==> flow/design.v <==
module band_scale(POT, audio, scaled, rst_n, clk);
input rst_n, clk;
input [11:0]POT;
input signed [15:0]audio;
output [15:0]scaled;
logic [23:0]potSq;
logic signed [12:0]signedPot; 
logic signed [28:0]FIRscaled; 
logic flagPos, flagNeg, upperZero, upperOnes;
logic [23:0] potSq_q1;
assign potSq = POT*POT;
always_ff @(posedge clk, negedge rst_n) begin
  if (!rst_n)
    potSq_q1 <= '0;
  else
    potSq_q1 <= potSq;
end
assign signedPot = {1'b0, potSq_q1[23:12]};
assign FIRscaled = signedPot * audio;
assign upperZero = !(FIRscaled[27] && FIRscaled[26] && FIRscaled[25]);
assign upperOnes = FIRscaled[27] || FIRscaled[26] || FIRscaled[25];
assign flagNeg = (FIRscaled[28] && upperZero);
assign flagPos = (!FIRscaled[28] && upperOnes);
assign scaled = flagNeg ? 16'h8000 :
		flagPos ? 16'h7FFF : 
		FIRscaled[25:10];
endmodule
module EQ_Engine(clk, rst_n, lft_lp_out, rght_lp_out, lft_b1_out, rght_b1_out, lft_b2_out, rght_b2_out, lft_b3_out, rght_b3_out, lft_hp_out, rght_hp_out, aud_out_lft, aud_out_rght, POT_LP, POT_B1, POT_B2, POT_B3, POT_HP, VOL_POT);
input clk, rst_n;
input [11:0] POT_LP, POT_B1, POT_B2, POT_B3, POT_HP, VOL_POT;
input signed [15:0] lft_lp_out, rght_lp_out, lft_b1_out, rght_b1_out, lft_b2_out, rght_b2_out, lft_b3_out, rght_b3_out, lft_hp_out, rght_hp_out;
output [15:0] aud_out_lft, aud_out_rght;
logic signed [15:0] scaled_lp_lft, scaled_b1_lft, scaled_b2_lft, scaled_b3_lft, scaled_hp_lft, scaled_lp_rght, scaled_b1_rght, scaled_b2_rght, scaled_b3_rght, scaled_hp_rght;
logic signed [15:0] scaled_lp_lft_ff, scaled_b1_lft_ff, scaled_b2_lft_ff, scaled_b3_lft_ff, scaled_hp_lft_ff, scaled_lp_rght_ff, scaled_b1_rght_ff, scaled_b2_rght_ff, scaled_b3_rght_ff, scaled_hp_rght_ff;
logic signed [15:0] band_scale_sum_lft_ff, band_scale_sum_rght_ff, band_scale_sum_rght, band_scale_sum_lft;
logic signed [28:0] aud_out_mult_lft, aud_out_mult_rght;
band_scale bsleftlp(.POT(POT_LP), .audio(lft_lp_out), .scaled(scaled_lp_lft_ff), .clk(clk), .rst_n(rst_n));
band_scale bsleftb1(.POT(POT_B1), .audio(lft_b1_out), .scaled(scaled_b1_lft_ff), .clk(clk), .rst_n(rst_n));
band_scale bsleftb2(.POT(POT_B2), .audio(lft_b2_out), .scaled(scaled_b2_lft_ff), .clk(clk), .rst_n(rst_n));
band_scale bsleftb3(.POT(POT_B3), .audio(lft_b3_out), .scaled(scaled_b3_lft_ff), .clk(clk), .rst_n(rst_n));
band_scale bslefthp(.POT(POT_HP), .audio(lft_hp_out), .scaled(scaled_hp_lft_ff), .clk(clk), .rst_n(rst_n));
assign band_scale_sum_lft_ff = (scaled_lp_lft + scaled_b1_lft + scaled_b2_lft + scaled_b3_lft + scaled_hp_lft);
assign aud_out_mult_lft = (band_scale_sum_lft * $signed({1'b0, VOL_POT}));
assign aud_out_lft = aud_out_mult_lft [27:12];
band_scale bsrightlp(.POT(POT_LP), .audio(rght_lp_out), .scaled(scaled_lp_rght_ff), .clk(clk), .rst_n(rst_n));
band_scale bsrightb1(.POT(POT_B1), .audio(rght_b1_out), .scaled(scaled_b1_rght_ff), .clk(clk), .rst_n(rst_n));
band_scale bsrightb2(.POT(POT_B2), .audio(rght_b2_out), .scaled(scaled_b2_rght_ff), .clk(clk), .rst_n(rst_n));
band_scale bsrightb3(.POT(POT_B3), .audio(rght_b3_out), .scaled(scaled_b3_rght_ff), .clk(clk), .rst_n(rst_n));
band_scale bsrighthp(.POT(POT_HP), .audio(rght_hp_out), .scaled(scaled_hp_rght_ff), .clk(clk), .rst_n(rst_n));
assign band_scale_sum_rght_ff = (scaled_lp_rght + scaled_b1_rght + scaled_b2_rght + scaled_b3_rght + scaled_hp_rght);
assign aud_out_mult_rght = (band_scale_sum_rght * $signed({1'b0, VOL_POT}));
assign aud_out_rght = aud_out_mult_rght [27:12];
always_ff @(posedge clk, negedge rst_n) begin
  if (!rst_n) begin
    scaled_lp_lft <= '0;
    scaled_b1_lft <= '0;
    scaled_b2_lft <= '0;
    scaled_b3_lft <= '0;
    scaled_hp_lft <= '0;
    scaled_lp_rght <= '0;
    scaled_b1_rght <= '0;
    scaled_b2_rght <= '0;
    scaled_b3_rght <= '0;
    scaled_hp_rght <= '0;
  end
  else begin
    scaled_lp_lft <= scaled_lp_lft_ff;
    scaled_b1_lft <= scaled_b1_lft_ff;
    scaled_b2_lft <= scaled_b2_lft_ff;
    scaled_b3_lft <= scaled_b3_lft_ff;
    scaled_hp_lft <= scaled_hp_lft_ff;
    scaled_lp_rght <= scaled_lp_rght_ff;
    scaled_b1_rght <= scaled_b1_rght_ff;
    scaled_b2_rght <= scaled_b2_rght_ff;
    scaled_b3_rght <= scaled_b3_rght_ff;
    scaled_hp_rght <= scaled_hp_rght_ff;
  end
end
always_ff @(posedge clk, negedge rst_n) begin
  if (!rst_n) begin
    band_scale_sum_lft <= '0;
    band_scale_sum_rght <= '0;
  end
  else begin
    band_scale_sum_lft <= band_scale_sum_lft_ff;
    band_scale_sum_rght <= band_scale_sum_rght_ff;
  end
end
endmodule
### Tool chain data of EQ_Engine

Each step is given for the RTL above and for the edited RTL.
"before" refers to lines of the RTL above, "after" to lines of the edited file.
"change": "after" minus "before" as printed here. "rel. change": 100 x difference / "before".
Operators: Yosys type, input widths -> output width; for muxes data width and select width s.
Library cell names are shortened.
Not given: -

| inputs | value |
|---|---|
| top | EQ_Engine |
| clock input | clk |
| cell library | sky130hd |
| corner | tt_025C_1v80 |

### Diff

The edit as a unified diff against the file above.
This change comes from a script, not from a designer. The edited design behaves differently; no optimisation was intended.

```diff
@@ -10,10 +10,5 @@
 logic [23:0] potSq_q1;
 assign potSq = POT*POT;
-always_ff @(posedge clk, negedge rst_n) begin
-  if (!rst_n)
-    potSq_q1 <= '0;
-  else
-    potSq_q1 <= potSq;
-end
+always_comb potSq_q1 = potSq;
 assign signedPot = {1'b0, potSq_q1[23:12]};
 assign FIRscaled = signedPot * audio;
```

### After elaboration

Counts by Yosys on the flattened word-level netlist (proc, flatten, opt, wreduce; memories kept). Register bits leave out memories and registers merged into their read ports (data or address); mux counts leave out enables and synchronous resets folded into registers. Print and check cells are left out. Cells with the same type and inputs are merged into one.

Word-level totals:

| what | before | after | change | rel. change (%) |
|---|---|---|---|---|
| input port bits | 234 | 234 | 0 | 0.00 |
| flip-flop bits (word level) | 312 | 192 | -120 | -38.46 |
| output and inout bits | 32 | 32 | 0 | 0.00 |

Operators by class:

| what | before | after | change | rel. change (%) |
|---|---|---|---|---|
| $add $sub $neg | 8 | 8 | 0 | 0.00 |
| muxes and demuxes | 20 | 20 | 0 | 0.00 |
| $mul | 17 | 17 | 0 | 0.00 |
| reductions and logical operators | 80 | 80 | 0 | 0.00 |

Operator kinds equal on both sides are left out: 8.

### Longest topological paths

Longest topological path by Yosys (ltp), each cell counted once; first at word level (registers and memories cut), then after technology mapping (sequential cells cut; the memories' decode and read muxes count).

Logic depth:

| what | before | after | change | rel. change (%) |
|---|---|---|---|---|
| word-level depth | 6 | 7 | +1 | +16.67 |
| ABC_AREA | 0 | 0 | - | - |
| depth in mapped cells | 27 | 50 | +23 | +85.19 |
| mapped depth without buffers | 24 | 47 | +23 | +95.83 |

### Mapped cells and area

The flow's flattened synthesis, as Yosys stat reports it; memories are mapped. The netlist is that of the ABC_AREA named above (0 if unset); the other value can give another one.

Synthesis totals:

| what | before | after | change | rel. change (%) |
|---|---|---|---|---|
| chip area (Yosys) (um2) | 110165.7 | 110626.1 | +460.4 | +0.42 |
| mapped cells | 12052 | 12303 | +251 | +2.08 |
| buffer cells | 481 | 525 | +44 | +9.15 |
| flip-flops | 252 | 192 | -60 | -23.81 |

Cells by type:

| cell | before | after | change | rel. change (%) |
|---|---|---|---|---|
| and2_1 | 1377 | 1020 | -357 | -25.93 |
| nand2_1 | 1308 | 1566 | +258 | +19.72 |
| inv_1 | 3311 | 3206 | -105 | -3.17 |
| and3_1 | 18 | 123 | +105 | +583.33 |
| dfrtp_1 | 252 | 192 | -60 | -23.81 |
| a21o_1 | 61 | 119 | +58 | +95.08 |
| nor3b_1 | 10 | 67 | +57 | +570.00 |
| nand3_1 | 30 | 71 | +41 | +136.67 |
| nand3b_1 | 1 | 35 | +34 | +3400.00 |
| clkbuf_1 | 473 | 504 | +31 | +6.55 |
| nor2_1 | 261 | 292 | +31 | +11.88 |
| a211o_1 | 5 | 36 | +31 | +620.00 |
| nor4bb_1 | 0 | 30 | +30 | - |
| o21ai_0 | 98 | 125 | +27 | +27.55 |
| xor2_1 | 103 | 91 | -12 | -11.65 |
| o21bai_1 | 11 | 21 | +10 | +90.91 |
| buf_2 | 4 | 14 | +10 | +250.00 |
| a31o_2 | 5 | 14 | +9 | +180.00 |

Cell types equal on both sides are left out: 9.
Not every row of either side is listed.
By module: a second synthesis without flattening, with its own total; a netlist apart from the flattened one above.

Unflattened totals:

| what | before | after | change | rel. change (%) |
|---|---|---|---|---|
| cell total of the unflattened synthesis | 14599 | 14639 | +40 | +0.27 |
| area (unflattened synthesis) (um2) | 133797.1 | 130956.8 | -2840.3 | -2.12 |

Each row is one instance without its submodules.

By module, before:

| module | area (um2) | instances | cells |
|---|---|---|---|
| band_scale | 11233.3 | 10 | 1261 |
| EQ_Engine | 21464.3 | 1 | 1989 |

By module, after:

| module | area (um2) | instances | cells |
|---|---|---|---|
| band_scale | 10949.3 | 10 | 1265 |
| EQ_Engine | 21464.3 | 1 | 1989 |

### Worst setup path after synthesis

Source: OpenSTA report_checks on the synthesized netlist (no wires, ideal clock, input and output delay 20% of the period each), path of least setup slack; recovery checks are left aside. Register names are those of the netlist, which keeps one name where synthesis merged equal registers.

Timing after synthesis:

| what | before | after | change | rel. change (%) |
|---|---|---|---|---|
| kind | input to output | input to register | - | - |
| from | input VOL_POT[1] | input POT_B3[6] | - | - |
| to | output aud_out_rght[15] | register scaled_b3_rght[10] | - | - |
| driving pins on the path | 22 | 46 | +24 | +109.09 |
| arrival time (ps) | 8031 | 13376 | +5345 | +66.55 |
| output delay (ps) | 2400 | - | - | - |
| setup slack (ps) | 1569 | -1441 | -3010 | - |
| clock period (ps) | 12000 | 12000 | 0 | 0.00 |
| path delay (ps) | 5631 | 11041 | +5410 | +96.08 |
| synthesis period reached (ps) | 10431 | 13441 | +3010 | +28.86 |

"path delay" = arrival - input delay + setup time.
A path that ends at an output port has no setup time.
"driving pins on the path" counts driving pins, that of a launching flip-flop among them; a cell with two outputs on the path counts twice.
"synthesis period reached" = period - worst setup slack (recovery checks aside). The figure is calculated, with input and output delays left at 20% of the set period.
The rows between start and end are the longest chain of elaborated cells between them; the timing report does not say that the signal goes this way. Where chains are equally long, one stands for them.
Each line given opens the expression or statement behind the cell; cells for indexed reads and writes are added by Yosys, which also makes memories of some case tables.

| on the way, after synthesis, before | value |
|---|---|
| cells stage by stage | clkbuf_1 -> clkbuf_1 -> nand2_1 -> fa_1 -> inv_1 -> fa_1 -> fa_1 -> inv_1 -> fa_1 -> inv_1 -> fa_1 -> ha_1 -> nand4_1 -> a2111oi_0 -> nor3_1 -> or4_1 -> nand3_1 -> o41ai_1 -> o21ai_0 -> o21a_1 -> nor2_1 -> xnor2_1 |
| cells in the longest elaborated chain | 1 |

RTL lines, path after synthesis, before:

| what | line | source |
|---|---|---|
| from (decl) | 30 | `input [11:0] POT_LP, POT_B1, POT_B2, POT_B3, POT_HP, VOL_POT;` |
| $mul 16x13->28 | 51 | `assign aud_out_mult_rght = (band_scale_sum_rght * $signed({1'b0, VOL_POT}));` |
| to (decl) | 32 | `output [15:0] aud_out_lft, aud_out_rght;` |

| on the way, after synthesis, after | value |
|---|---|
| cells stage by stage | clkbuf_1 -> nand2_1 -> inv_1 -> fa_1 -> fa_1 -> inv_1 -> fa_1 -> inv_1 -> fa_1 -> inv_1 -> fa_1 -> inv_1 -> ha_1 -> a21o_1 -> a21oi_1 -> a21bo_2 -> a21oi_1 -> o21bai_1 -> [10 not listed] -> fa_1 -> fa_1 -> inv_1 -> fa_1 -> inv_1 -> ha_1 -> a21o_1 -> a21o_1 -> a21o_1 -> or3_1 -> a31o_2 -> nand3_1 -> nand2_1 -> o31ai_1 -> mux2i_1 -> o211a_1 -> clkbuf_1 -> o21a_1 |
| cells in the longest elaborated chain | 7 |

RTL lines, path after synthesis, after:

| what | line | source |
|---|---|---|
| from (decl) | 25 | `input [11:0] POT_LP, POT_B1, POT_B2, POT_B3, POT_HP, VOL_POT;` |
| $mul 12x12->24 | 11 | `assign potSq = POT*POT;` |
| $mul 13x16->29 | 14 | `assign FIRscaled = signedPot * audio;` |
| $logic_or 1x1->1 (2 in a row) | 16 | `assign upperOnes = FIRscaled[27] \|\| FIRscaled[26] \|\| FIRscaled[25];` |
| $logic_and 1x1->1 | 18 | `assign flagPos = (!FIRscaled[28] && upperOnes);` |
| $mux 16 | 20 | `flagPos ? 16'h7FFF :` |
| $mux 16 | 19 | `assign scaled = flagNeg ? 16'h8000 :` |
| to (assign) | 58 | `scaled_b3_rght <= '0;` |
| to (assign) | 70 | `scaled_b3_rght <= scaled_b3_rght_ff;` |
| to (decl) | 28 | `logic signed [15:0] scaled_lp_lft, scaled_b1_lft, scaled_b2_lft, scaled_b3_lft, scaled_hp_lft, scaled_lp_rght, ...` |

### Timing after layout

From the final timing report of each run of pair 1: the path of least setup slack in the routed layout; clock arrival at registers is part of the times.
The report prints the path's times to 10 ps; the period is as set.

Timing after layout:

| what | before | after | change | rel. change (%) |
|---|---|---|---|---|
| kind | input to output | input to register | - | - |
| from | input VOL_POT[7] | input POT_HP[7] | - | - |
| to | output aud_out_rght[15] | register scaled_hp_rght[5] | - | - |
| clock period (ps) | 12000 | 12000 | 0 | 0.00 |
| driving pins on the path | 23 | 46 | +23 | +100.00 |
| output delay (ps) | 2400 | - | - | - |
| arrival time (ps) | 9140 | 13160 | +4020 | +43.98 |
| setup slack (ps) | 460 | -810 | -1270 | - |

The rows between start and end are the longest chain of elaborated cells between them; the timing report does not say that the signal goes this way. Where chains are equally long, one stands for them.

| on the way, after layout, before | value |
|---|---|
| cells stage by stage | clkdlybuf4s50_1 -> nand2_1 -> fa_1 -> fa_1 -> inv_1 -> fa_1 -> inv_1 -> fa_1 -> inv_1 -> fa_1 -> ha_1 -> nand4_1 -> a2111oi_0 -> buf_4 -> nor3_1 -> or4_1 -> nand3_1 -> o41ai_2 -> o21ai_0 -> o21a_1 -> nor2_1 -> xnor2_1 -> clkdlybuf4s50_1 |
| cells in the longest elaborated chain | 1 |

RTL lines, path after layout, before:

| what | line | source |
|---|---|---|
| from (decl) | 30 | `input [11:0] POT_LP, POT_B1, POT_B2, POT_B3, POT_HP, VOL_POT;` |
| $mul 16x13->28 | 51 | `assign aud_out_mult_rght = (band_scale_sum_rght * $signed({1'b0, VOL_POT}));` |
| to (decl) | 32 | `output [15:0] aud_out_lft, aud_out_rght;` |

| on the way, after layout, after | value |
|---|---|
| cells stage by stage | clkdlybuf4s15_2 -> nand2_1 -> fa_2 -> fa_1 -> inv_1 -> fa_1 -> fa_1 -> inv_2 -> fa_1 -> inv_2 -> ha_4 -> and4_4 -> o211a_1 -> and2_4 -> o31a_1 -> o21a_1 -> o21a_1 -> o21a_1 -> [10 not listed] -> fa_1 -> inv_2 -> fa_1 -> inv_2 -> ha_4 -> a21o_1 -> a21o_1 -> a21oi_2 -> nor2b_1 -> o21ai_1 -> nand2b_1 -> a21o_1 -> a31o_4 -> buf_6 -> and2_4 -> a41oi_4 -> o221ai_4 -> o21a_1 |
| cells in the longest elaborated chain | 7 |

RTL lines, path after layout, after:

| what | line | source |
|---|---|---|
| from (decl) | 25 | `input [11:0] POT_LP, POT_B1, POT_B2, POT_B3, POT_HP, VOL_POT;` |
| $mul 12x12->24 | 11 | `assign potSq = POT*POT;` |
| $mul 13x16->29 | 14 | `assign FIRscaled = signedPot * audio;` |
| $logic_or 1x1->1 (2 in a row) | 16 | `assign upperOnes = FIRscaled[27] \|\| FIRscaled[26] \|\| FIRscaled[25];` |
| $logic_and 1x1->1 | 18 | `assign flagPos = (!FIRscaled[28] && upperOnes);` |
| $mux 16 | 20 | `flagPos ? 16'h7FFF :` |
| $mux 16 | 19 | `assign scaled = flagNeg ? 16'h8000 :` |
| to (assign) | 59 | `scaled_hp_rght <= '0;` |
| to (assign) | 71 | `scaled_hp_rght <= scaled_hp_rght_ff;` |
| to (decl) | 28 | `logic signed [15:0] scaled_lp_lft, scaled_b1_lft, scaled_b2_lft, scaled_b3_lft, scaled_hp_lft, scaled_lp_rght, ...` |

### Layout results

Both versions went through the flow (Yosys, OpenROAD) with the same settings in each pair. Constraints: input delay and output delay 20% of the set period each, output load 0.01 pF.

| flow settings, pair 1 | value |
|---|---|
| CORE_UTILIZATION | 45 |
| PLACE_DENSITY | 0.6 |
| period_ns | 12.0 |
| CAP_MARGIN | 20 |
| CORE_MARGIN | 2 |
| SLEW_MARGIN | 20 |

Measured results, pair 1:

| what | before | after | change | rel. change (%) |
|---|---|---|---|---|
| total negative setup slack (ps) | 0 | -63945 | -63945 | - |
| achieved clock period (ps) | 11539 | 12809 | +1270 | +11.01 |
| post-route worst hold slack (ps) | 631 | 562 | -69 | - |
| die footprint (um2) | 248786.0 | 249820.0 | +1034.0 | +0.42 |
| post-synthesis cell area (um2) | 110165.7 | 110626.1 | +460.4 | +0.42 |
| utilization | 0.48 | 0.551 | +0.071 | - |
| worst setup slack after layout (ps) | 461 | -809 | -1270 | - |

| flow settings, pair 2 | value |
|---|---|
| CELL_PAD_IN_SITES_DETAIL_PLACEMENT | 1 |
| CELL_PAD_IN_SITES_GLOBAL_PLACEMENT | 2 |
| CORE_ASPECT_RATIO | 1.09 |
| CORE_UTILIZATION | 21 |
| CTS_CLUSTER_SIZE | 29 |
| GPL_TIMING_DRIVEN | 1 |
| HOLD_SLACK_MARGIN | 0.12 |
| MIN_ROUTING_LAYER | met1 |
| PLACE_DENSITY_LB_ADDON | 0.09 |
| SETUP_SLACK_MARGIN | 0.72 |
| SLEW_MARGIN | 35 |
| period_ns | 11.5 |
| CAP_MARGIN | 20 |
| CORE_MARGIN | 2 |

Measured results, pair 2:

| what | before | after | change | rel. change (%) |
|---|---|---|---|---|
| total negative setup slack (ps) | 0 | -149146 | -149146 | - |
| achieved clock period (ps) | 10604 | 12811 | +2207 | +20.81 |
| post-route worst hold slack (ps) | 599 | 642 | +43 | - |
| die footprint (um2) | 530412.0 | 532619.0 | +2207.0 | +0.42 |
| post-synthesis cell area (um2) | 110165.7 | 110626.1 | +460.4 | +0.42 |
| utilization | 0.235 | 0.272 | +0.037 | - |
| worst setup slack after layout (ps) | 896 | -1311 | -2207 | - |

"achieved clock period" is the run's clock period less its worst setup slack. It is reckoned from that one timing run; input and output delays stay at 20% of the period that was set.
